==> flow/design.v <==
module gainBal (
    input  wire             clk,
    input  wire             rstn,
    input  wire             din_val,
    input  wire [255:0]     din,
    input  wire [63:0]      gain,
    input  wire [31:0]      bal,
    output reg              dout_val,
    output reg  [255:0]     dout
);
reg [7:0]  gain_mem[7:0];
reg [7:0]  bal_mem[3:0];
reg [15:0] mult[0:7];
reg [47:0] quot[0:7];
integer i, j, k, l;
always @* begin
    for (l=0; l<8; l=l+1) begin
        gain_mem[l]     = gain[8*l +: 8];
        if (l < 4)
            bal_mem[l]  = bal[8*l +: 8];
    end
end
always @(posedge clk or negedge rstn) begin
    if (!rstn) begin
        for (i=0; i<8; i=i+1) begin
            mult[i] <= 16'd0;
        end
    end
    else begin
        for (i=0; i<4; i=i+1) begin
            mult[2*i  ] <= {{8{gain_mem[2*i  ][7]}}, gain_mem[2*i  ]} * {{8{~bal_mem[i][7]}}, ~bal_mem[i]};
            mult[2*i+1] <= {{8{gain_mem[2*i+1][7]}}, gain_mem[2*i+1]} * {{8{ bal_mem[i][7]}},  bal_mem[i]};
        end
    end
end
always @(posedge clk or negedge rstn) begin
    if (!rstn) begin
        dout_val    <= 1'b0;
        for (j=0; j<8; j=j+1) begin
            quot[j] <= 48'd0;
        end
    end
    else begin
        dout_val    <= din_val;
        for (j=0; j<8; j=j+1) begin
            quot[j] <= {16'd0, din[32*j +:32]} * {{32{mult[j][15]}}, mult[j]};
        end
    end
end
always @* begin
    for (k=0; k<8; k=k+1) begin
        dout[32*k +:32] = quot[k][47:16];
    end
end
endmodule
======== Step by step through the tools: gainBal ========
Tool output for the design above, in the order of the flow.
Lines are those of the file above, counted from 1.
Operators: Yosys type, input widths -> output width; for muxes data width and select width s.
Cell names lack the library's common part.
Not given: --
design
  top ..................................... gainBal
  clock ................................... clk
  standard-cell library ................... sky130hd
  corner .................................. tt_025C_1v80

======== Elaborated design ========
Counts by Yosys on the flattened word-level netlist (proc, flatten, opt, wreduce). Print and check cells are left out. Cells with the same type and inputs are merged into one.
cells by class
  bitwise logic cells ..................... 8
  multiply operators ...................... 16
operators by type and width
  cell            count
  $mul 33x16->48  8
  $mul 8x8->16    4
  $mul 8x9->16    4
  $not 8->8       4
  $not 1->1       4
storage and ports
  output and inout port bits .............. 257
  cells after elaboration ................. 41
  register bits ........................... 513

======== Depth ========
Longest topological path by Yosys (ltp), each cell counted once; first at word level (registers and memories cut), then after technology mapping (sequential cells cut; the memories' decode and read muxes count).
depth
  depth in word-level cells ............... 2
  ABC_AREA ................................ 0
  depth in mapped cells ................... 25
  mapped depth without buffers ............ 24

======== Mapped cells and area ========
Source: synth_stat.txt of the flow (Yosys; design flattened, memories mapped). It holds for the ABC_AREA given above (unset counts as 0); a run with the other value may have another netlist.
The area totals of this step are shown rounded.
mapped netlist
  flip-flops .............................. 385
  sequential part of the area ............. 0.0096 mm^2
  cells in the netlist .................... 17230
  synthesis area .......................... 0.16 mm^2
cell types
  cell type  count  total area (um^2)
  fa_1       3776   7.56E+04
  ha_1       1400   17516.8
  inv_1      4625   17360.4
  and2_1     1854   1.16E+04
  dfrtp_1    385    9634.24
  nand2_1    2373   8.91E+03
  clkbuf_1   671    2.52E+03
  xnor2_1    283    2.48E+03
  nor2_1     369    1.39E+03
  a21oi_1    249    1.25E+03
  nor2b_1    195    1219.92
  nand2b_1   188    1.18E+03
  a21o_1     141    1.06E+03
  xor2_1     100    875.84
  o21ai_0    136    680.653
  o21a_1     45     337.824
  o21bai_1   42     315.302
  nand4_1    35     218.96
Other cell types: 62; their cells: 363.

======== Path before layout ========
OpenSTA on the mapped netlist: ideal clock, no wires. The path of least setup slack (recovery checks aside). Input and output delay are each 20% of the period. Register names are those of the netlist, which keeps one name where synthesis merged equal registers.
timing path after synthesis
  kind .................................... input to register
  start ................................... in din[75]
  end ..................................... reg quot[2][42]
  clock period ............................ 9.0 ns
  stages .................................. 22
  path delay .............................. 6.017 ns
  arrival ................................. 7.689 ns
  slack ................................... 1.184 ns
  launch time at the first pin ............ 1.800 ns
  required time ........................... 8.872 ns
  synthesis period reached ................ 7.816 ns
"path delay" = arrival - input delay + setup time.
"stages" counts driving pins, that of a launching flip-flop among them; a cell with two outputs on the path counts twice.
"synthesis period reached" = period - worst setup slack (recovery checks aside). The figure is calculated, with input and output delays left at 20% of the set period.
Between the ends stands the longest chain of elaborated cells between them, by number of cells; it is not shown to be the way that was timed. Of several equally long chains one is given.
Each line given opens the expression or statement behind the cell; cells for indexed reads and writes are added by Yosys, which also makes memories of some case tables.
on the way, after synthesis
  path through ............................ clkbuf_1 > nand2_1 > fa_1 > fa_1 > fa_1 > inv_1 > fa_1 > fa_1 > inv_1 > fa_1 > inv_1 > ha_1 > a21o_1 > a21o_1 > a211o_1 > a221oi_1 > a211oi_2 > a21oi_1 > a21boi_0 > a311oi_1 > o21bai_1 > xor2_1
  cells in the longest elaborated chain ... 1
ends and longest elaborated chain, after synthesis
  element         line  RTL
  from (decl)     5     input  wire [255:0]     din,
  $mul 33x16->48  46    quot[j] <= {16'd0, din[32*j +:32]} * {{32{mult[j][15]}}, mult[j]};
  to (assign)     40    quot[j] <= 48'd0;
  to (assign)     46
  to (decl)       14    reg [47:0] quot[0:7];

======== Timing after layout ========
Path of least setup slack in the final report of job 1 (OpenROAD, finished layout, wires in). Where an end is a register, its clock arrival counts in the times.
timing path after layout
  kind .................................... input to register
  start ................................... in din[102]
  end ..................................... reg quot[3][47]
  stages .................................. 23
  clock period ............................ 12.7 ns
  required time ........................... 13.42 ns
  arrival ................................. 10.62 ns
  launch time at the first pin ............ 2.54 ns
  slack ................................... 2.80 ns
Between the ends stands the longest chain of elaborated cells between them, by number of cells; it is not shown to be the way that was timed. Of several equally long chains one is given.
on the way, after layout
  path through ............................ clkdlybuf4s50_1 > and2_1 > fa_1 > inv_1 > fa_1 > fa_1 > inv_1 > fa_1 > fa_1 > inv_1 > fa_1 > inv_1 > ha_1 > nand4_1 > or3_1 > o21ai_0 > o21ai_0 > a21oi_1 > nand3_1 > a21boi_0 > o31a_1 > nor4_1 > a311oi_1
  cells in the longest elaborated chain ... 1
ends and longest elaborated chain, after layout
  element         line  RTL
  from (decl)     5     input  wire [255:0]     din,
  $mul 33x16->48  46    quot[j] <= {16'd0, din[32*j +:32]} * {{32{mult[j][15]}}, mult[j]};
  to (assign)     40    quot[j] <= 48'd0;
  to (assign)     46
  to (decl)       14    reg [47:0] quot[0:7];

Wiki page: gainBal / flow data

Stored flow runs of gainBal (7 of them; Yosys, OpenROAD, sky130hd). They differ in their settings and are not a sequence. Constraints: input delay and output delay 20% of the set period each, output load 0.01 pF.
"critical path time" is the time allowed to the run's worst setup path (the clock period less input and output delay, where it has them) less its slack. Clock arrival times count: a late capture clock shortens it, a late launch clock lengthens it.
Measured values are rounded.

---- job 1 ----
settings
  CAP_MARGIN = 35
  CORE_UTILIZATION = 40
  HOLD_SLACK_MARGIN = 0.14
  MIN_ROUTING_LAYER = met2
  PLACE_DENSITY_LB_ADDON = 0.17
  SLEW_MARGIN = 15
  period_ns = 12.7
  CORE_MARGIN = 2
results
  standard-cell area after routing ........ 0.17 mm^2
  area of the die ......................... 0.4 mm^2
  critical path time ...................... 7.36 ns
  worst path kind ......................... input to register
  lowest setup slack ...................... 2.8 ns
  final design utilization ................ 44 %
  netlist area reported by Yosys .......... 0.16 mm^2

---- job 2 ----
settings
  CAP_MARGIN = 30
  CELL_PAD_IN_SITES_DETAIL_PLACEMENT = 0
  CELL_PAD_IN_SITES_GLOBAL_PLACEMENT = 0
  CORE_ASPECT_RATIO = 1.48
  CORE_MARGIN = 9
  CORE_UTILIZATION = 23
  CTS_CLUSTER_DIAMETER = 80
  CTS_CLUSTER_SIZE = 83
  GPL_ROUTABILITY_DRIVEN = 0
  PLACE_DENSITY_LB_ADDON = 0.27
  SETUP_SLACK_MARGIN = 0.81
  SLEW_MARGIN = 0
  period_ns = 4.86
results
  standard-cell area after routing ........ 0.21 mm^2
  area of the die ......................... 0.71 mm^2
  critical path time ...................... 5.71 ns
  worst path kind ......................... input to register
  lowest setup slack ...................... -1.8 ns
  final design utilization ................ 30 %
  netlist area reported by Yosys .......... 0.16 mm^2

---- job 3 ----
settings
  ABC_AREA = 0
  CAP_MARGIN = 5
  CELL_PAD_IN_SITES_GLOBAL_PLACEMENT = 1
  CORE_ASPECT_RATIO = 0.63
  CORE_UTILIZATION = 39
  CTS_CLUSTER_SIZE = 12
  GPL_ROUTABILITY_DRIVEN = 1
  MIN_ROUTING_LAYER = met2
  PLACE_DENSITY_LB_ADDON = 0.12
  SETUP_SLACK_MARGIN = 1.11
  SLEW_MARGIN = 10
  TNS_END_PERCENT = 85
  period_ns = 5.46
  CORE_MARGIN = 2
results
  standard-cell area after routing ........ 0.2 mm^2
  area of the die ......................... 0.41 mm^2
  critical path time ...................... 5.79 ns
  worst path kind ......................... input to register
  lowest setup slack ...................... -1.4 ns
  final design utilization ................ 51 %
  netlist area reported by Yosys .......... 0.16 mm^2

---- job 4 ----
settings
  ABC_AREA = 0
  CAP_MARGIN = 15
  CELL_PAD_IN_SITES_DETAIL_PLACEMENT = 1
  CELL_PAD_IN_SITES_GLOBAL_PLACEMENT = 1
  CORE_ASPECT_RATIO = 0.63
  CORE_UTILIZATION = 54
  CTS_CLUSTER_SIZE = 12
  GPL_ROUTABILITY_DRIVEN = 1
  HOLD_SLACK_MARGIN = 0.29
  MIN_ROUTING_LAYER = met1
  PLACE_DENSITY_LB_ADDON = 0.12
  SETUP_SLACK_MARGIN = 1.11
  SLEW_MARGIN = 5
  TNS_END_PERCENT = 85
  period_ns = 5.46
  CORE_MARGIN = 2
results
  unfinished; error GRT-0232 in routing

---- job 5 ----
settings
  ABC_AREA = 1
  CAP_MARGIN = 35
  CORE_UTILIZATION = 16
  CTS_CLUSTER_DIAMETER = 224
  HOLD_SLACK_MARGIN = 0.21
  MIN_ROUTING_LAYER = met2
  PLACE_DENSITY_LB_ADDON = 0.17
  SLEW_MARGIN = 15
  TNS_END_PERCENT = 40
  period_ns = 12.7
  CORE_MARGIN = 2
results
  standard-cell area after routing ........ 0.2 mm^2
  area of the die ......................... 1.1 mm^2
  critical path time ...................... 5.97 ns
  worst path kind ......................... input to register
  lowest setup slack ...................... 4.2 ns
  final design utilization ................ 19 %
  netlist area reported by Yosys .......... 0.17 mm^2

---- job 6 ----
settings
  CORE_UTILIZATION = 40
  HOLD_SLACK_MARGIN = 0.14
  SETUP_SLACK_MARGIN = -0.78
  period_ns = 9.0
  CAP_MARGIN = 20
  CORE_MARGIN = 2
  SLEW_MARGIN = 20
results
  standard-cell area after routing ........ 0.17 mm^2
  area of the die ......................... 0.4 mm^2
  critical path time ...................... 6.55 ns
  worst path kind ......................... input to register
  lowest setup slack ...................... 0.65 ns
  final design utilization ................ 45 %
  netlist area reported by Yosys .......... 0.16 mm^2

---- job 7 ----
settings
  ABC_AREA = 0
  CAP_MARGIN = 15
  CELL_PAD_IN_SITES_DETAIL_PLACEMENT = 1
  CELL_PAD_IN_SITES_GLOBAL_PLACEMENT = 1
  CORE_ASPECT_RATIO = 0.58
  CORE_MARGIN = 5
  CORE_UTILIZATION = 51
  CTS_CLUSTER_SIZE = 12
  GPL_ROUTABILITY_DRIVEN = 0
  HOLD_SLACK_MARGIN = 0.23
  MIN_ROUTING_LAYER = met1
  PLACE_DENSITY_LB_ADDON = 0.12
  SETUP_SLACK_MARGIN = 1.11
  SLEW_MARGIN = 5
  TNS_END_PERCENT = 85
  period_ns = 5.46
results
  standard-cell area after routing ........ 0.2 mm^2
  area of the die ......................... 0.32 mm^2
  critical path time ...................... 6.14 ns
  worst path kind ......................... input to register
  lowest setup slack ...................... -1.8 ns
  final design utilization ................ 66 %
  netlist area reported by Yosys .......... 0.16 mm^2
